==> flow/design.v <==
`timescale 1ns / 1ps
module processor(clk,rst,ld,kernel,o_img_re,o_img_addr,i_img_data,
                 o_out_we,o_out_addr,o_out_data,o_complete);
input clk,rst,ld;
input [143:0] kernel;
output o_img_re;
output [16:0] o_img_addr;
input [7:0] i_img_data;
output o_out_we;
output [15:0] o_out_addr;
output [7:0] o_out_data;
output o_complete;
wire pc_ctrl_sig;
wire [31:0] new_pc,o_pc,o_instr;
wire [36:0] WB_DATA;
wire wb_en;
wire [2:0] o_ctrl_alu;
wire o_bse,o_rd_ctrl,o_en;
wire [5:0] o_funct;
wire [4:0] o_shift_amt;
wire [31:0] o_a,o_b,o_b_ex,o_se,o_aluout_ex,o_mem_data,o_aluout_mem;
wire [4:0] o_rd,o_rd_ex,o_rd_mem;
wire [2:0] o_ctrl_mux,o_ctrl_mux_ex;
wire complete;
assign o_complete = complete;
IF    instruction_fetch(clk,rst,ld,kernel,new_pc,pc_ctrl_sig,o_pc,o_instr,complete);
ID    instruction_decode(clk,rst,ld,wb_en,WB_DATA[36:32],WB_DATA[31:0],o_pc,o_instr,o_ctrl_alu,o_bse,o_funct,o_shift_amt,o_a,o_b,o_se,o_rd,o_ctrl_mux,new_pc,pc_ctrl_sig);
EX    execute(clk,rst,ld,o_ctrl_alu,o_bse,o_funct,o_shift_amt,o_a,o_b,o_se,o_rd,o_ctrl_mux,o_ctrl_mux_ex,o_aluout_ex,o_b_ex,o_rd_ex);
ME    memory (clk,rst,ld,o_ctrl_mux_ex,o_aluout_ex,o_rd_ex,o_img_re,o_img_addr,i_img_data,o_rd_ctrl,o_en,o_mem_data,o_aluout_mem,o_rd_mem);
MW    mem_write(o_ctrl_mux_ex,o_aluout_ex,o_b_ex,complete,o_out_we,o_out_addr,o_out_data);
WB    wirte_back(o_rd_ctrl,o_en,o_mem_data,o_aluout_mem,o_rd_mem,WB_DATA,wb_en);
endmodule
`timescale 1ns / 1ps
module p_c(clk,rst,ld,run,ppc,npc);
input clk,rst,ld,run;
input [31:0] ppc;
output reg [31:0] npc;
always @(posedge clk) begin
        if(rst | ld)
            npc <= 0;
        else if(run)
            npc <= ppc;
end
endmodule
module IRAM(mul_1,mul_2,mul_3,mul_4,mul_5,mul_6,mul_7,mul_8,mul_9,pc,instr);
input [15:0] mul_1,mul_2,mul_3,mul_4,mul_5,mul_6,mul_7,mul_8,mul_9;
input [31:0] pc;
output reg [31:0] instr;
localparam AAD   = 6'b000001,
           AADI  = 6'b000010,
           MULI  = 6'b000011,
           SUBI  = 6'b000100,
           BEQ   = 6'b000101,
           JUMP  = 6'b000110,
           STORE = 6'b000111,
           LOAD  = 6'b001000,
           NOOP  = 6'b001001;
localparam REG_0  = 5'b00000,
           REG_1  = 5'b00001,
           REG_2  = 5'b00010,
           REG_3  = 5'b00011,
           REG_4  = 5'b00100,
           REG_5  = 5'b00101,
           REG_6  = 5'b00110,
           REG_7  = 5'b00111,
           REG_8  = 5'b01000,
           REG_9  = 5'b01001,
           REG_10 = 5'b01010,
           REG_11 = 5'b01011,
           REG_12 = 5'b01100,
           REG_13 = 5'b01101,
           REG_14 = 5'b01110,
           REG_15 = 5'b01111,
           REG_16 = 5'b10000,
           REG_17 = 5'b10001,
           REG_18 = 5'b10010,
           REG_19 = 5'b10011,
           REG_20 = 5'b10100,
           REG_21 = 5'b10101,
           REG_22 = 5'b10110,
           REG_23 = 5'b10111,
           REG_24 = 5'b11000,
           REG_25 = 5'b11001,
           REG_26 = 5'b11010,
           REG_27 = 5'b11011,
           REG_28 = 5'b11100,
           REG_29 = 5'b11101,
           REG_30 = 5'b11110,
           REG_31 = 5'b11111;
always @(*) begin
            instr = {NOOP,REG_0 ,REG_0 ,16'b0000_0000_0000_0000};
            case (pc[31:2])
                0 : instr = {AADI,REG_0,REG_1,16'b0000_0000_0000_0000};      
                1 : instr = {AADI,REG_0,REG_2,16'b0000_0000_0000_0000};      
                2 : instr = {AADI,REG_0,REG_3,16'b0000_0000_0000_0000};      
                3 : instr = {AADI,REG_0,REG_4,16'b0000_0000_0000_0000};      
                4 : instr = {AADI,REG_0,REG_5,16'b0000_0000_0000_0000};      
                5 : instr = {AADI,REG_0,REG_6,16'b0000_0000_0000_0000};      
                6 : instr = {AADI,REG_0,REG_7,16'b0000_0000_0000_0000};      
                7 : instr = {AADI,REG_0,REG_8,16'b0000_0000_0000_0000};      
                8 : instr = {AADI,REG_0,REG_9,16'b0000_0000_0000_0000};      
                9 : instr = {AADI,REG_0,REG_10,16'b0000_0000_0000_0000};      
               10 : instr = {AADI,REG_0,REG_25,16'b0000_0000_0000_0000};      
               11 : instr = {AADI,REG_0,REG_26,16'b0000_0001_0000_0000};      
               12 : instr = {AADI,REG_0,REG_27,16'b0000_0000_0000_0000};      
               13 : instr = {AADI,REG_0,REG_28,16'b0000_0000_0000_0000};      
               14 : instr = {AADI,REG_0,REG_29,16'b0000_0000_0000_0000};      
               15 : instr = {AADI,REG_0,REG_30,16'b0000_0000_0000_0000};      
               16 : instr = {AADI,REG_0,REG_31,16'b0000_0000_0000_0000};      
               17 : instr = {NOOP,REG_0 ,REG_0 ,16'b0000_0000_0000_0000};      
               18 : instr = {NOOP,REG_0 ,REG_0 ,16'b0000_0000_0000_0000};      
               19 : instr = {NOOP,REG_0 ,REG_0 ,16'b0000_0000_0000_0000};      
               20 : instr = {NOOP,REG_0 ,REG_0 ,16'b0000_0000_0000_0000};      
               21 : instr = {NOOP,REG_0 ,REG_0 ,16'b0000_0000_0000_0000};      
               22 : instr = {MULI,REG_30,REG_29,16'b0000_0001_0000_0010};      
               23 : instr = {NOOP,REG_0 ,REG_0 ,16'b0000_0000_0000_0000};      
               24 : instr = {NOOP,REG_0 ,REG_0 ,16'b0000_0000_0000_0000};      
               25 : instr = {NOOP,REG_0 ,REG_0 ,16'b0000_0000_0000_0000};      
               26 : instr = {NOOP,REG_0 ,REG_0 ,16'b0000_0000_0000_0000};      
               27 : instr = {NOOP,REG_0 ,REG_0 ,16'b0000_0000_0000_0000};      
               28 : instr = {AAD ,REG_29,REG_31,REG_29,5'b00000,6'b000000};    
               29 : instr = {NOOP,REG_0 ,REG_0 ,16'b0000_0000_0000_0000};      
               30 : instr = {NOOP,REG_0 ,REG_0 ,16'b0000_0000_0000_0000};      
               31 : instr = {NOOP,REG_0 ,REG_0 ,16'b0000_0000_0000_0000};      
               32 : instr = {NOOP,REG_0 ,REG_0 ,16'b0000_0000_0000_0000};      
               33 : instr = {NOOP,REG_0 ,REG_0 ,16'b0000_0000_0000_0000};      
               34 : instr = {AADI,REG_29,REG_28,16'b0000_0001_0000_0010};      
               35 : instr = {AADI,REG_29,REG_27,16'b0000_0010_0000_0100};      
               36 : instr = {LOAD,REG_29,REG_1,16'b0000_0000_0000_0000};       
               37 : instr = {LOAD,REG_29,REG_2,16'b0000_0000_0000_0001};       
               38 : instr = {LOAD,REG_29,REG_3,16'b0000_0000_0000_0010};       
               39 : instr = {LOAD,REG_28,REG_4,16'b0000_0000_0000_0000};       
               40 : instr = {LOAD,REG_28,REG_5,16'b0000_0000_0000_0001};       
               41 : instr = {LOAD,REG_28,REG_6,16'b0000_0000_0000_0010};       
               42 : instr = {LOAD,REG_27,REG_7,16'b0000_0000_0000_0000};       
               43 : instr = {LOAD,REG_27,REG_8,16'b0000_0000_0000_0001};       
               44 : instr = {LOAD,REG_27,REG_9,16'b0000_0000_0000_0010};       
               45 : instr = {MULI,REG_1 ,REG_1,mul_1};                         
               46 : instr = {MULI,REG_2 ,REG_2,mul_2};                         
               47 : instr = {MULI,REG_3 ,REG_3,mul_3};                         
               48 : instr = {MULI,REG_4 ,REG_4,mul_4};                         
               49 : instr = {MULI,REG_5 ,REG_5,mul_5};                         
               50 : instr = {MULI,REG_6 ,REG_6,mul_6};                         
               51 : instr = {MULI,REG_7 ,REG_7,mul_7};                         
               52 : instr = {MULI,REG_8 ,REG_8,mul_8};                         
               53 : instr = {MULI,REG_9 ,REG_9,mul_9};                         
               54 : instr = {AAD ,REG_1 ,REG_2 ,REG_2 ,5'b00000,6'b000000};    
               55 : instr = {AAD ,REG_3 ,REG_4 ,REG_4 ,5'b00000,6'b000000};    
               56 : instr = {AAD ,REG_5 ,REG_6 ,REG_6 ,5'b00000,6'b000000};    
               57 : instr = {AAD ,REG_7 ,REG_8 ,REG_8 ,5'b00000,6'b000000};    
               58 : instr = {NOOP,REG_0 ,REG_0 ,16'b0000_0000_0000_0000};      
               59 : instr = {AAD ,REG_2 ,REG_9 ,REG_2 ,5'b00000,6'b000000};    
               60 : instr = {AAD ,REG_4 ,REG_6 ,REG_4 ,5'b00000,6'b000000};    
               61 : instr = {NOOP,REG_0 ,REG_0 ,16'b0000_0000_0000_0000};      
               62 : instr = {NOOP,REG_0 ,REG_0 ,16'b0000_0000_0000_0000};      
               63 : instr = {NOOP,REG_0 ,REG_0 ,16'b0000_0000_0000_0000};      
               64 : instr = {AAD ,REG_2 ,REG_8 ,REG_2 ,5'b00000,6'b000000};    
               65 : instr = {NOOP,REG_0 ,REG_0 ,16'b0000_0000_0000_0000};      
               66 : instr = {NOOP,REG_0 ,REG_0 ,16'b0000_0000_0000_0000};      
               67 : instr = {NOOP,REG_0 ,REG_0 ,16'b0000_0000_0000_0000};      
               68 : instr = {NOOP,REG_0 ,REG_0 ,16'b0000_0000_0000_0000};      
               69 : instr = {AAD ,REG_4 ,REG_2 ,REG_10 ,5'b00000,6'b000000};    
               70 : instr = {AADI ,REG_31 ,REG_31,16'b0000_0000_0000_0001};    
               71 : instr = {NOOP,REG_0 ,REG_0 ,16'b0000_0000_0000_0000};      
               72 : instr = {NOOP,REG_0 ,REG_0 ,16'b0000_0000_0000_0000};      
               73 : instr = {NOOP,REG_0 ,REG_0 ,16'b0000_0000_0000_0000};      
               74 : instr = {STORE,REG_25,REG_10 ,16'b0000_0000_0000_0000};    
               75 : instr = {AADI ,REG_25 ,REG_25,16'b0000_0000_0000_0001};    
               76 : instr = {BEQ  ,REG_31 ,REG_26,16'b0000_0000_0000_0011};    
               77 : instr = {NOOP,REG_0 ,REG_0 ,16'b0000_0000_0000_0000};      
               78 : instr = {NOOP,REG_0 ,REG_0 ,16'b0000_0000_0000_0000};      
               79 : instr = {JUMP , 26'b00_0000_0000_0000_0000_0001_0101};  
               80 : instr = {NOOP,REG_0 ,REG_0 ,16'b0000_0000_0000_0000};      
               81 : instr = {AADI ,REG_0 ,REG_31 ,16'b0000_0000_0000_0000};    
               82 : instr = {AADI ,REG_30 ,REG_30,16'b0000_0000_0000_0001};    
               83 : instr = {NOOP,REG_0 ,REG_0 ,16'b0000_0000_0000_0000};      
               84 : instr = {NOOP,REG_0 ,REG_0 ,16'b0000_0000_0000_0000};      
               85 : instr = {NOOP,REG_0 ,REG_0 ,16'b0000_0000_0000_0000};      
               86 : instr = {NOOP,REG_0 ,REG_0 ,16'b0000_0000_0000_0000};      
               87 : instr = {BEQ  ,REG_30 ,REG_26,16'b0000_0000_0000_0011};    
               88 : instr = {NOOP,REG_0 ,REG_0 ,16'b0000_0000_0000_0000};      
               89 : instr = {JUMP , 26'b00_0000_0000_0000_0000_0001_0101};  
               90 : instr = {NOOP,REG_0 ,REG_0 ,16'b0000_0000_0000_0000};      
               91 : instr = {NOOP,REG_0 ,REG_0 ,16'b0000_0000_0000_0000};      
               default : instr = {NOOP,REG_0 ,REG_0 ,16'b0000_0000_0000_0000};
            endcase
end
endmodule
module inc_pc(ppc,npc);
input  [31:0] ppc;
output [31:0] npc;
assign npc = ppc + 4;
endmodule
module if_mux(c_sig,inc_pc,jump_addr,pc);
input c_sig;
input [31:0] inc_pc;
input [31:0] jump_addr;
output reg [31:0] pc;
always @(*) begin
       case(c_sig)
             0 : pc = inc_pc;
             1 : pc = jump_addr;
             default : pc = inc_pc;
       endcase
end
endmodule
module IF(clk,rst,ld,kernel,new_pc,pc_ctrl_sig,o_pc,o_instr,comp);
input clk,rst,ld;
input [143:0] kernel;
input [31:0] new_pc;
input pc_ctrl_sig;
output reg [31:0] o_pc,o_instr;
output comp;
localparam NOOP_INSTR = {6'b001001,26'b0};
wire [31:0] ppc,npc,incre_pc;
wire [31:0] instr;
reg complete;
reg run;
reg [15:0] k1,k2,k3,k4,k5,k6,k7,k8,k9;
assign comp = complete;
always @(posedge clk) begin
      if(ld) begin
          k1 <= kernel[15:0];
          k2 <= kernel[31:16];
          k3 <= kernel[47:32];
          k4 <= kernel[63:48];
          k5 <= kernel[79:64];
          k6 <= kernel[95:80];
          k7 <= kernel[111:96];
          k8 <= kernel[127:112];
          k9 <= kernel[143:128];
      end
end
wire at_end = (npc[31:2] == 92);
always @(posedge clk) begin
      if(rst) begin
          run <= 0;
          complete <= 0;
      end
      else if(ld) begin
          run <= 1;
          complete <= 0;
      end
      else if(run & at_end) begin
          run <= 0;
          complete <= 1;
      end
end
p_c    pc(clk,rst,ld,run & ~at_end,ppc,npc);
IRAM   iram(k1,k2,k3,k4,k5,k6,k7,k8,k9,npc,instr);
inc_pc increment_pc(npc,incre_pc);
if_mux IF_mucx(pc_ctrl_sig,incre_pc,new_pc,ppc);
always @(posedge clk) begin
      if(rst | ld) begin
          o_pc <= 0;
          o_instr <= NOOP_INSTR;
      end
      else begin
          o_pc <= incre_pc;
          o_instr <= (run & ~at_end) ? instr : NOOP_INSTR;
      end
end
endmodule
`timescale 1ns / 1ps
module control_unit(opcode,c_sig);
input [5:0] opcode;
output reg [10:0]c_sig;
always @(*) begin
       case(opcode)
           1 : c_sig = 11'b0_0_0_0_0_000_0_0_1;  
           2 : c_sig = 11'b0_1_0_0_1_001_0_0_1;  
           3 : c_sig = 11'b0_1_0_0_1_010_0_0_1;  
           4 : c_sig = 11'b0_1_0_0_1_011_0_0_1;  
           5 : c_sig = 11'b1_0_1_0_0_111_0_0_0;  
           6 : c_sig = 11'b1_0_0_1_0_111_0_0_0;  
           7 : c_sig = 11'b0_1_0_0_1_001_0_1_0;  
           8 : c_sig = 11'b0_1_0_0_1_001_1_0_1;  
           default : c_sig = 11'b0_0_0_0_0_111_0_0_0;  
       endcase
end
endmodule
module sign_extend(in_1,out);
input [15:0] in_1;
output reg [31:0] out;
wire s_bit = in_1[15];
always @(*) begin
       out = {s_bit,{16{1'b0}},in_1[14:0]};
end
endmodule
module branch_npc_add(in_1,in_2,out);
input [31:0] in_1,in_2;
output reg [31:0] out;
always @(*) begin
     if(in_1[31] == in_2[31]) begin
           out[30:0] =   in_1[30:0] + in_2[30:0];
           out[31] = in_1[31];
     end
     else begin
          if(in_1[30:0] > in_2[30:0]) begin
                out[30:0] =   in_1[30:0] - in_2[30:0];
                out[31] = in_1[31];
          end
          else begin
                out[30:0] =   in_2[30:0] - in_1[30:0];
                out[31] = in_2[31];
          end
     end
end
endmodule
module regbank(clk,rs,rt,we,rd,i_data,a,b,comp_sig);
input clk;
input [4:0] rs,rt,rd;
input we;
input [31:0] i_data;
output reg [31:0] a,b;
output comp_sig;
reg [31:0] regs [0:31];
function exists;
input [4:0] n;
begin
      exists = (n >= 1 && n <= 10) || (n >= 25);
end
endfunction
always @(posedge clk) begin
      if(we && exists(rd))
            regs[rd] <= i_data;
end
always @(*) begin
      if(!exists(rs))
            a = 0;
      else if(we && rd == rs)
            a = i_data;
      else
            a = regs[rs];
      if(!exists(rt))
            b = 0;
      else if(we && rd == rt)
            b = i_data;
      else
            b = regs[rt];
end
assign comp_sig = (a == b);
endmodule
module ID(clk,rst,ld,i_we,i_rd,wb,i_pc,i_instr,o_ctrl_alu,o_bse,o_funct,o_shift_amt,o_a,o_b,o_se,o_rd,o_ctrl_mux,new_pc,pc_ctrl_sig);
input clk,rst,ld;
input i_we;
input [4:0]  i_rd;
input [31:0] wb;
input [31:0] i_pc,i_instr;
output reg [2:0] o_ctrl_alu;
output reg o_bse;
output reg [5:0] o_funct;
output reg [4:0] o_shift_amt;
output reg [31:0] o_a,o_b,o_se;
output reg [4:0] o_rd;
output reg [2:0] o_ctrl_mux;
output [31:0] new_pc;
output pc_ctrl_sig;
wire [10:0] c_sig;
wire [31:0] a,b,se,npc_se,npc_branch;
wire [4:0] rd;
wire comp_sig;
control_unit      cu(i_instr[31:26],c_sig);
regbank           reg_bank(clk,i_instr[25:21],i_instr[20:16],i_we,i_rd,wb,a,b,comp_sig);
sign_extend       sig_ext(i_instr[15:0],se);
assign rd = c_sig[9] ?  i_instr[20:16] : i_instr[15:11];
branch_npc_add bna({i_instr[15],{14{1'b0}},i_instr[14:0],2'b00},i_pc[31:0],npc_se);
assign npc_branch = (c_sig[8]&comp_sig) ? npc_se : i_pc[31:0];
assign new_pc = c_sig[7] ? {i_pc[31:28],i_instr[25:0],2'b00} : npc_branch;
assign pc_ctrl_sig = c_sig[10];
always @(posedge clk) begin
    o_ctrl_alu <= c_sig[5:3];
    o_bse <= c_sig[6];
    o_funct <= i_instr[5:0];
    o_shift_amt <= i_instr[10:6];
    o_a <= a;
    o_b <= b;
    o_se <= se;
    o_rd <= rd;
    if(rst | ld)
        o_ctrl_mux <= 3'b000;
    else
        o_ctrl_mux <= {c_sig[2],c_sig[1],c_sig[0]};
end
endmodule
`timescale 1ns / 1ps
module ctrl_alu(c_sig,i_func,i_shift_amt,func,shift_amt);
input [2:0]c_sig;
input [5:0] i_func;
input [4:0] i_shift_amt;
output reg [5:0] func;
output reg [4:0] shift_amt;
always @(*) begin
     shift_amt = i_shift_amt;
     case(c_sig)
          0 : func = i_func;       
          1 : func = 6'b0;         
          2 : func = 6'b000011;    
          3 : func = 6'b000001;    
          default : func = 6'b0;
     endcase
end
endmodule
module alu(func,shiftamt,a,b,o_data);
input [5:0] func;
input [4:0] shiftamt;
input [31:0] a,b;
output reg [31:0] o_data;
always @(*) begin
              o_data = 0;
              case(func)
                   0 : begin
                        if(a[31] == b[31]) begin
                             o_data[30:0] =   a[30:0] + b[30:0];
                             o_data[31] = a[31];
                        end
                       else begin
                            if(a[30:0] > b[30:0]) begin
                                  o_data[30:0] =   a[30:0] - b[30:0];
                                  o_data[31] =     a[31];
                            end
                       else begin
                                  o_data[30:0] =   b[30:0] - a[30:0];
                                  o_data[31] = b[31];
                       end
                  end
                   end
                   1 : o_data = a - b;
                   3 : begin
                         o_data[31]  = a[31]^b[31];
                         o_data[30:0]= a[30:0] * b[30:0];
                   end
                   4 : o_data = b >> shiftamt;
                   5 : o_data = b << shiftamt;
                   6 : o_data = a >> shiftamt;
                   7 : o_data = a << shiftamt;
                   default : o_data = 0;
              endcase
end
endmodule
module EX(clk,rst,ld,i_c_sig,i_bse,i_funct,i_shift_amt,i_a,i_b,i_se,i_rd,i_ctrl_mux,o_ctrl_mux,o_aluout,o_b,o_rd);
input clk,rst,ld;
input [2:0] i_c_sig;
input i_bse;
input [5:0] i_funct;
input [4:0] i_shift_amt;
input [31:0] i_a,i_b,i_se;
input [4:0] i_rd;
input [2:0] i_ctrl_mux;
output reg [2:0]  o_ctrl_mux;
output reg [31:0] o_aluout,o_b;
output reg [4:0]  o_rd;
wire [5:0] func;
wire [4:0] shift_amt;
wire [31:0] b_se,aluout;
ctrl_alu control_alu(i_c_sig,i_funct,i_shift_amt,func,shift_amt);
alu      ALU(func,shift_amt,i_a,b_se,aluout);
assign b_se = i_bse ? i_se : i_b;
always @(posedge clk) begin
      o_aluout   <= aluout;
      o_b        <= i_b;
      o_rd       <= i_rd;
      if(rst | ld)
            o_ctrl_mux <= 3'b000;
      else
            o_ctrl_mux <= i_ctrl_mux;
end
endmodule
`timescale 1ns / 1ps
module ME(clk,rst,ld,i_ctrl_mux_ex,i_aluout_ex,i_rd_ex,o_img_re,o_img_addr,i_img_data,o_rd_ctrl,o_en,o_mem_data,o_aluout_mem,o_rd_mem);
input clk,rst,ld;
input [2:0]  i_ctrl_mux_ex;
input [31:0] i_aluout_ex;
input [4:0]  i_rd_ex;
output o_img_re;
output [16:0] o_img_addr;
input [7:0] i_img_data;
output reg o_rd_ctrl,o_en;
output reg [31:0] o_mem_data,o_aluout_mem;
output reg [4:0] o_rd_mem;
assign o_img_re   = (i_ctrl_mux_ex[2:1] == 2);
assign o_img_addr = i_aluout_ex[16:0];
always @(posedge clk) begin
       o_rd_ctrl <= i_ctrl_mux_ex[2];
       if(rst | ld)
             o_en <= 1'b0;
       else
             o_en <= i_ctrl_mux_ex[0];
       o_mem_data <= {24'b0,i_img_data};
       o_aluout_mem <= i_aluout_ex;
       o_rd_mem <= i_rd_ex;
end
endmodule
module MW(i_ctrl_mux_ex,i_aluout_ex,i_b_ex,complete,o_we,o_addr,o_data);
input [2:0]  i_ctrl_mux_ex;
input [31:0] i_aluout_ex,i_b_ex;
input complete;
output o_we;
output [15:0] o_addr;
output reg [7:0] o_data;
assign o_we   = (i_ctrl_mux_ex[2:1] == 1) & ~complete;
assign o_addr = i_aluout_ex[15:0];
always @(*) begin
          if(i_b_ex[31] == 1)
              o_data = 8'b00000000;
          else if(i_b_ex >= 255)
              o_data = 8'b11111111;
          else
              o_data = i_b_ex[7:0];
end
endmodule
`timescale 1ns / 1ps
module WB(i_rd_ctrl,i_en,i_mem_data,i_aluout_mem,i_rd_mem,WB_DATA,o_we);
input i_rd_ctrl,i_en;
input [31:0] i_mem_data,i_aluout_mem;
input [4:0] i_rd_mem;
output [36:0] WB_DATA;
output o_we;
wire [31:0] data = i_rd_ctrl ? i_mem_data : i_aluout_mem;
assign WB_DATA = {i_rd_mem,data};
assign o_we = i_en;
endmodule
Tool chain data of processor
Tool output for the design above before and after an edit, in the order of the flow.
"before" refers to lines of the RTL above, "after" to lines of the edited file.
"change": "after" minus "before" as printed here.
The mark n/a stands for no value.

inputs
  top = processor
  clock = clk
  standard-cell library = sky130hd
  corner = tt_025C_1v80

The edit
The edit as a unified diff against the file above.
A script made this edit. It changes what the design does and was not meant as an optimisation.

begin of diff
@@ -190,5 +190,5 @@
 input  [31:0] ppc;
 output [31:0] npc;
-assign npc = ppc + 4;
+assign npc = ppc - 4;
 endmodule
 module if_mux(c_sig,inc_pc,jump_addr,pc);
end of diff

Word level
Source: Yosys, flattened and elaborated, memories not mapped. Widths are those after wreduce. Print and check cells do not count. Equal cells are merged and count once.
Memory sizes are those after Yosys's memory passes, which may raise the word count (mostly to a power of two), join words into wider ones and drop unused or constant bits.

storage and ports
  element                          before  after  change
  register bits after elaboration  464     464    0
  bits in writable memories        1024    1024   0
  ROM bits                         176     176    0
  clocked read ports x word width  75      75     0
  memory cells                     2       2      0
  input bits                       155     155    0
  output and inout bits            44      44     0

memories
  element                                       before                                                               after
  shape (words x width / read and write ports)  instruction_decode.reg_bank.regs 32 x 32 bit 2R1W; 16 x 11 bit 1R0W  instruction_decode.reg_bank.regs 32 x 32 bit 2R1W; 16 x 11 bit 1R0W

operators by class
  element                           before  after  change
  add/subtract/negate cells         8       8      0
  multipliers                       1       1      0
  order comparisons                 12      12     0
  equal/unequal tests               71      71     0
  shift-type cells                  4       4      0
  muxes and demuxes                 33      33     0
  bitwise operators                 11      11     0
  reductions and logical operators  19      19     0

operator list
  kind                                                                                  before  after  change
  32-bit by 3-bit adder with 32-bit output (second input constant)                      1       0      -1
  32-bit by 3-bit subtractor with 32-bit output (second input constant)                 0       1      +1
  30-bit by 6-bit equality test with 1-bit output (second input constant)               26      26     0
  30-bit by 7-bit equality test with 1-bit output (second input constant)               12      12     0
  32-bit two-way mux                                                                    9       9      0
  30-bit by 4-bit equality test with 1-bit output (second input constant)               8       8      0
  1-bit two-way mux                                                                     7       7      0
  1-bit logical AND                                                                     6       6      0
  1-bit NOT                                                                             5       5      0
  2-bit OR reduction                                                                    5       5      0
  1-bit AND                                                                             4       4      0
  30-bit by 3-bit equality test with 1-bit output (second input constant)               4       4      0
  6-bit by 3-bit equality test with 1-bit output (second input constant)                4       4      0
  31-bit two-way mux                                                                    4       4      0
  5-bit two-way mux                                                                     4       4      0
  30-bit by 5-bit equality test with 1-bit output (second input constant)               3       3      0
  5-bit by 1-bit greater-or-equal comparator with 1-bit output (second input constant)  3       3      0
  5-bit greater-or-equal comparator (second input constant)                             3       3      0
  5-bit by 4-bit less-or-equal comparator with 1-bit output (second input constant)     3       3      0
  1-bit logical OR                                                                      3       3      0
  1-bit equality test                                                                   2       2      0
  3-bit by 2-bit equality test with 1-bit output (second input constant)                2       2      0
  30-bit by 2-bit equality test with 1-bit output (second input constant)               2       2      0
  5-bit equality test                                                                   2       2      0
  8-bit two-way mux                                                                     2       2      0
  32-bit by 5-bit << shifter with 32-bit output                                         2       2      0
  32-bit by 5-bit right shift with 32-bit output                                        2       2      0
  31-bit subtractor                                                                     2       2      0

Not every row of either side is listed.

Depth
Longest topological path by Yosys (ltp), each cell counted once; first at word level (registers and memories cut), then after technology mapping (sequential cells cut; the memories' decode and read muxes count).

logic depth
  element                  before  after  change
  depth after elaboration  9       9      0
  ABC_AREA                 0       0      n/a
  mapped depth             30      35     +5

After synthesis
The flow's flattened synthesis, as Yosys stat reports it; memories are mapped. The netlist is that of the ABC_AREA named above (0 if unset); the other value can give another one.

cell types
  type                        before  after  change
  sky130_fd_sc_hd__a21oi_1    286     334    +48
  sky130_fd_sc_hd__a22oi_1    103     130    +27
  sky130_fd_sc_hd__a211oi_1   68      43     -25
  sky130_fd_sc_hd__mux4_2     457     433    -24
  sky130_fd_sc_hd__and3_1     46      23     -23
  sky130_fd_sc_hd__o221ai_1   33      11     -22
  sky130_fd_sc_hd__nor2_1     591     576    -15
  sky130_fd_sc_hd__nand2_1    546     561    +15
  sky130_fd_sc_hd__mux2i_1    366     381    +15
  sky130_fd_sc_hd__buf_4      74      60     -14
  sky130_fd_sc_hd__o21ai_0    233     220    -13
  sky130_fd_sc_hd__nor2b_1    97      84     -13
  sky130_fd_sc_hd__a2111oi_0  22      9      -13
  sky130_fd_sc_hd__mux4_1     1       13     +12
  sky130_fd_sc_hd__o22ai_1    98      87     -11
  sky130_fd_sc_hd__a22o_1     23      12     -11
  sky130_fd_sc_hd__clkbuf_1   291     281    -10
  sky130_fd_sc_hd__buf_2      67      77     +10

Not every row of either side is listed.

mapped netlist
  element                             before   after    change
  cells in the netlist                7279     7165     -114
  synthesis area (um^2)               89285.6  88514.9  -770.7
  sequential part of the area (um^2)  40619.0  40859.2  +240.2
  mapped flip-flops                   1457     1465     +8

By module: a second synthesis without flattening, with its own total; a netlist apart from the flattened one above.

unflattened totals
  element                                         before   after    change
  cells (unflattened synthesis)                   7813     7814     +1
  area total of the unflattened synthesis (um^2)  95689.3  95731.8  +42.5

Each row is one instance without its submodules.

by module, before
  module          instances  cells  area (um^2)
  regbank         1          2539   47789.6
  alu             1          2963   23545.1
  IF              1          300    6238.5
  branch_npc_add  1          762    5084.9
  ID              1          263    3453.3
  IRAM            1          393    2537.4
  EX              1          111    2008.2
  ME              1          91     1271.2
  p_c             1          105    1156.1
  WB              1          42     589.3
  inc_pc          1          83     580.6
  if_mux          1          36     544.3
  MW              1          45     305.3
  control_unit    1          32     245.2

before: Further modules, not shown: 3.

by module, after
  module          instances  cells  area (um^2)
  regbank         1          2539   47789.6
  alu             1          2963   23545.1
  IF              1          300    6238.5
  branch_npc_add  1          762    5084.9
  ID              1          263    3453.3
  IRAM            1          393    2537.4
  EX              1          111    2008.2
  ME              1          91     1271.2
  p_c             1          105    1156.1
  inc_pc          1          84     623.1
  WB              1          42     589.3
  if_mux          1          36     544.3
  MW              1          45     305.3
  control_unit    1          32     245.2

after: Further modules, not shown: 3.

Worst setup path after synthesis
Path of least setup slack by OpenSTA after synthesis, without wires, with an ideal clock, recovery checks aside; 20% of the period is set as input and as output delay. Where synthesis merged equal registers, the netlist keeps one of their names.

path after synthesis
  element                        before                        after                         change
  kind                           register -> register          register -> register          n/a
  from                           reg instruction_decode.o_bse  reg instruction_decode.o_bse  n/a
  to                             reg execute.o_aluout[30]      reg execute.o_aluout[29]      n/a
  clock period (ns)              11.0                          11.0                          0.0
  setup time (ns)                0.141                         0.137                         -0.004
  time at the first pin (ns)     0.000                         0.000                         0.000
  arrival (ns)                   7.657                         8.172                         +0.515
  data required time (ns)        10.859                        10.863                        +0.004
  setup slack (ns)               3.202                         2.691                         -0.511
  path delay (ns)                7.798                         8.309                         +0.511
  driving pins on the path       30                            32                            +2
  synthesis period reached (ns)  7.798                         8.309                         +0.511

"path delay" = arrival - input delay + setup time.
"driving pins on the path": output pins that drive a net of the path, with the launching flip-flop's if there is one; two outputs of one cell count as two.
"synthesis period reached" is the clock period less the worst setup slack; recovery checks do not enter. This is arithmetic on one report: input and output delays are still those of the set period (20% each).
Between the ends stands the longest chain of elaborated cells between them, by number of cells; it is not shown to be the way that was timed. Of several equally long chains one is given.
Each line given opens the expression or statement behind the cell; cells for indexed reads and writes are added by Yosys, which also makes memories of some case tables.

on the way, after synthesis, before
  cell sequence = sky130_fd_sc_hd__dfxtp_1 > sky130_fd_sc_hd__buf_1 > sky130_fd_sc_hd__mux2_2 > sky130_fd_sc_hd__clkbuf_1 > sky130_fd_sc_hd__buf_1 > sky130_fd_sc_hd__ha_1 > sky130_fd_sc_hd__inv_1 > sky130_fd_sc_hd__fa_1 > sky130_fd_sc_hd__inv_1 > sky130_fd_sc_hd__fa_1 > sky130_fd_sc_hd__fa_1 > sky130_fd_sc_hd__inv_1 > sky130_fd_sc_hd__fa_1 > sky130_fd_sc_hd__inv_1 > sky130_fd_sc_hd__fa_1 > sky130_fd_sc_hd__inv_1 > sky130_fd_sc_hd__fa_1 > sky130_fd_sc_hd__inv_1 > sky130_fd_sc_hd__fa_1 > sky130_fd_sc_hd__fa_1 > sky130_fd_sc_hd__ha_1 > sky130_fd_sc_hd__a21o_1 > sky130_fd_sc_hd__a21o_1 > sky130_fd_sc_hd__a21oi_1 > sky130_fd_sc_hd__nor3b_1 > sky130_fd_sc_hd__a211oi_1 > sky130_fd_sc_hd__nand2b_1 > sky130_fd_sc_hd__a221oi_1 > sky130_fd_sc_hd__xnor2_1 > sky130_fd_sc_hd__o221ai_1
  cells in the longest elaborated chain = 5
  elaborated cells between the ends (all ways) = 13
  those cells by class = 4 x add/sub; 1 x mul; 1 x compare; 1 x eq/ne; 2 x shift; 4 x mux

RTL lines, path after synthesis, before
  element                            RTL line  source
  start: declaration                 351       output reg o_bse;
  start: assignment                  373       o_bse <= c_sig[6];
  32-bit two-way mux                 458       assign b_se = i_bse ? i_se : i_b;
  31-bit subtractor                  423       o_data[30:0] =   b[30:0] - a[30:0];
  31-bit two-way mux                 418       if(a[30:0] > b[30:0]) begin
  31-bit two-way mux                 413       if(a[31] == b[31]) begin
  31-bit case mux with 7-bit select  411       case(func)
  end: assignment                    460       o_aluout   <= aluout;
  end: declaration                   451       output reg [31:0] o_aluout,o_b;

on the way, after synthesis, after
  cell sequence = sky130_fd_sc_hd__dfxtp_1 > sky130_fd_sc_hd__clkbuf_1 > sky130_fd_sc_hd__clkbuf_1 > sky130_fd_sc_hd__mux2i_1 > sky130_fd_sc_hd__clkbuf_1 > sky130_fd_sc_hd__clkbuf_1 > sky130_fd_sc_hd__nor2_1 > sky130_fd_sc_hd__fa_1 > sky130_fd_sc_hd__fa_1 > sky130_fd_sc_hd__fa_1 > sky130_fd_sc_hd__inv_1 > sky130_fd_sc_hd__fa_1 > sky130_fd_sc_hd__inv_1 > sky130_fd_sc_hd__fa_1 > sky130_fd_sc_hd__inv_1 > sky130_fd_sc_hd__fa_1 > sky130_fd_sc_hd__inv_1 > sky130_fd_sc_hd__fa_1 > sky130_fd_sc_hd__fa_1 > sky130_fd_sc_hd__ha_1 > sky130_fd_sc_hd__a21oi_1 > sky130_fd_sc_hd__inv_1 > sky130_fd_sc_hd__a221oi_1 > sky130_fd_sc_hd__a32oi_1 > sky130_fd_sc_hd__a31oi_1 > sky130_fd_sc_hd__o21ai_0 > sky130_fd_sc_hd__and2_1 > sky130_fd_sc_hd__nor4bb_1 > sky130_fd_sc_hd__a21oi_1 > sky130_fd_sc_hd__nor2_1 > sky130_fd_sc_hd__a2111oi_0 > sky130_fd_sc_hd__nand4_1
  cells in the longest elaborated chain = 5
  elaborated cells between the ends (all ways) = 13
  those cells by class = 4 x add/sub; 1 x mul; 1 x compare; 1 x eq/ne; 2 x shift; 4 x mux

RTL lines, path after synthesis, after
  element                            RTL line  source
  start: declaration                 351       output reg o_bse;
  start: assignment                  373       o_bse <= c_sig[6];
  32-bit two-way mux                 458       assign b_se = i_bse ? i_se : i_b;
  31-bit subtractor                  423       o_data[30:0] =   b[30:0] - a[30:0];
  31-bit two-way mux                 418       if(a[30:0] > b[30:0]) begin
  31-bit two-way mux                 413       if(a[31] == b[31]) begin
  31-bit case mux with 7-bit select  411       case(func)
  end: assignment                    460       o_aluout   <= aluout;
  end: declaration                   451       output reg [31:0] o_aluout,o_b;

Worst path after layout
Path of least setup slack in the final report of the runs of pair 1 (OpenROAD, finished layout, wires in). Where an end is a register, its clock arrival counts in the times.

path post-layout
  element                     before                        after                         change
  kind                        register -> register          register -> register          n/a
  from                        reg instruction_decode.o_bse  reg instruction_decode.o_bse  n/a
  to                          reg execute.o_aluout[30]      reg execute.o_aluout[29]      n/a
  clock period (ns)           9.18                          9.18                          0.00
  setup time (ns)             0.17                          0.12                          -0.05
  time at the first pin (ns)  0.80                          0.82                          +0.02
  arrival (ns)                9.31                          9.36                          +0.05
  data required time (ns)     9.80                          9.87                          +0.07
  setup slack (ns)            0.49                          0.51                          +0.02
  driving pins on the path    28                            31                            +3

Between the ends stands the longest chain of elaborated cells between them, by number of cells; it is not shown to be the way that was timed. Of several equally long chains one is given.

on the way, post-layout, before
  cell sequence = sky130_fd_sc_hd__dfxtp_2 > sky130_fd_sc_hd__buf_4 > sky130_fd_sc_hd__mux2i_2 > sky130_fd_sc_hd__buf_4 > sky130_fd_sc_hd__clkinv_1 > sky130_fd_sc_hd__ha_1 > sky130_fd_sc_hd__fa_1 > sky130_fd_sc_hd__inv_1 > sky130_fd_sc_hd__fa_1 > sky130_fd_sc_hd__inv_1 > sky130_fd_sc_hd__fa_1 > sky130_fd_sc_hd__inv_1 > sky130_fd_sc_hd__fa_1 > sky130_fd_sc_hd__inv_1 > sky130_fd_sc_hd__fa_1 > sky130_fd_sc_hd__fa_1 > sky130_fd_sc_hd__fa_1 > sky130_fd_sc_hd__fa_1 > sky130_fd_sc_hd__ha_1 > sky130_fd_sc_hd__nand2_1 > sky130_fd_sc_hd__nor2_1 > sky130_fd_sc_hd__o21ai_0 > sky130_fd_sc_hd__buf_4 > sky130_fd_sc_hd__a211oi_1 > sky130_fd_sc_hd__nand2b_1 > sky130_fd_sc_hd__a221oi_1 > sky130_fd_sc_hd__xnor2_1 > sky130_fd_sc_hd__o221ai_1
  cells in the longest elaborated chain = 5
  elaborated cells between the ends (all ways) = 13
  those cells by class = 4 x add/sub; 1 x mul; 1 x compare; 1 x eq/ne; 2 x shift; 4 x mux

RTL lines, path post-layout, before
  element                            RTL line  source
  start: declaration                 351       output reg o_bse;
  start: assignment                  373       o_bse <= c_sig[6];
  32-bit two-way mux                 458       assign b_se = i_bse ? i_se : i_b;
  31-bit subtractor                  423       o_data[30:0] =   b[30:0] - a[30:0];
  31-bit two-way mux                 418       if(a[30:0] > b[30:0]) begin
  31-bit two-way mux                 413       if(a[31] == b[31]) begin
  31-bit case mux with 7-bit select  411       case(func)
  end: assignment                    460       o_aluout   <= aluout;
  end: declaration                   451       output reg [31:0] o_aluout,o_b;

on the way, post-layout, after
  cell sequence = sky130_fd_sc_hd__dfxtp_2 > sky130_fd_sc_hd__mux2i_4 > sky130_fd_sc_hd__buf_4 > sky130_fd_sc_hd__clkinv_1 > sky130_fd_sc_hd__ha_1 > sky130_fd_sc_hd__fa_1 > sky130_fd_sc_hd__fa_1 > sky130_fd_sc_hd__ha_1 > sky130_fd_sc_hd__fa_1 > sky130_fd_sc_hd__ha_1 > sky130_fd_sc_hd__ha_1 > sky130_fd_sc_hd__inv_1 > sky130_fd_sc_hd__fa_1 > sky130_fd_sc_hd__fa_1 > sky130_fd_sc_hd__inv_1 > sky130_fd_sc_hd__ha_1 > sky130_fd_sc_hd__a21o_1 > sky130_fd_sc_hd__a2111oi_0 > sky130_fd_sc_hd__o21bai_1 > sky130_fd_sc_hd__a221oi_1 > sky130_fd_sc_hd__a32oi_1 > sky130_fd_sc_hd__a31oi_1 > sky130_fd_sc_hd__o21ai_0 > sky130_fd_sc_hd__buf_4 > sky130_fd_sc_hd__and2_1 > sky130_fd_sc_hd__nor4bb_1 > sky130_fd_sc_hd__a21oi_1 > sky130_fd_sc_hd__nor2_1 > sky130_fd_sc_hd__a2111oi_0 > sky130_fd_sc_hd__buf_4 > sky130_fd_sc_hd__nand4_1
  cells in the longest elaborated chain = 5
  elaborated cells between the ends (all ways) = 13
  those cells by class = 4 x add/sub; 1 x mul; 1 x compare; 1 x eq/ne; 2 x shift; 4 x mux

RTL lines, path post-layout, after
  element                            RTL line  source
  start: declaration                 351       output reg o_bse;
  start: assignment                  373       o_bse <= c_sig[6];
  32-bit two-way mux                 458       assign b_se = i_bse ? i_se : i_b;
  31-bit subtractor                  423       o_data[30:0] =   b[30:0] - a[30:0];
  31-bit two-way mux                 418       if(a[30:0] > b[30:0]) begin
  31-bit two-way mux                 413       if(a[31] == b[31]) begin
  31-bit case mux with 7-bit select  411       case(func)
  end: assignment                    460       o_aluout   <= aluout;
  end: declaration                   451       output reg [31:0] o_aluout,o_b;

Flow runs
Both versions went through the flow (Yosys, OpenROAD) with the same settings in each pair. Constraints: input delay and output delay 20% of the set period each, output load 0.01 pF.

flow settings, pair 1
  CORE_UTILIZATION = 40
  period_ns = 9.18
  CAP_MARGIN = 20
  CORE_MARGIN = 2
  SLEW_MARGIN = 20

results, pair 1
  element                                        before    after     change
  cell area after synthesis (um^2)               89285.6   88514.9   -770.7
  die outline area (um^2)                        227009.0  225065.0  -1944.0
  standard-cell area of the final layout (um^2)  101979.0  101221.0  -758.0
  utilization after routing (%)                  45.9      46.1      +0.2
  worst slack on setup checks (ns)               0.495     0.508     +0.013
  summed negative setup slack (ns)               0.000     0.000     0.000
  worst hold slack in the final report (ns)      0.322     0.330     +0.008
  total power of the final layout (mW)           15.255    15.414    +0.159
  achieved clock period (ns)                     8.685     8.672     -0.013

flow settings, pair 2
  CAP_MARGIN = 15
  CELL_PAD_IN_SITES_GLOBAL_PLACEMENT = 1
  CORE_ASPECT_RATIO = 0.67
  CORE_UTILIZATION = 35
  CTS_CLUSTER_DIAMETER = 244
  CTS_CLUSTER_SIZE = 36
  GPL_TIMING_DRIVEN = 1
  MAX_ROUTING_LAYER = met4
  SETUP_SLACK_MARGIN = 1.42
  period_ns = 7.18
  CORE_MARGIN = 2
  SLEW_MARGIN = 20

results, pair 2
  element                                        before    after     change
  cell area after synthesis (um^2)               89285.6   88514.9   -770.7
  die outline area (um^2)                        259239.0  257020.0  -2219.0
  standard-cell area of the final layout (um^2)  104160.0  102716.0  -1444.0
  utilization after routing (%)                  41.1      40.8      -0.3
  worst slack on setup checks (ns)               -0.330    -0.847    -0.517
  summed negative setup slack (ns)               -1.906    -8.153    -6.247
  worst hold slack in the final report (ns)      0.339     0.297     -0.042
  total power of the final layout (mW)           15.138    15.547    +0.409
  achieved clock period (ns)                     7.510     8.027     +0.517

"achieved clock period" = clock period - worst setup slack. The figure is calculated, with input and output delays left at 20% of the set period.
By "total power of the final layout" is meant OpenSTA's value without simulated activity: inputs other than the clock are taken to toggle once in ten clock periods, and the tool carries that through the logic.
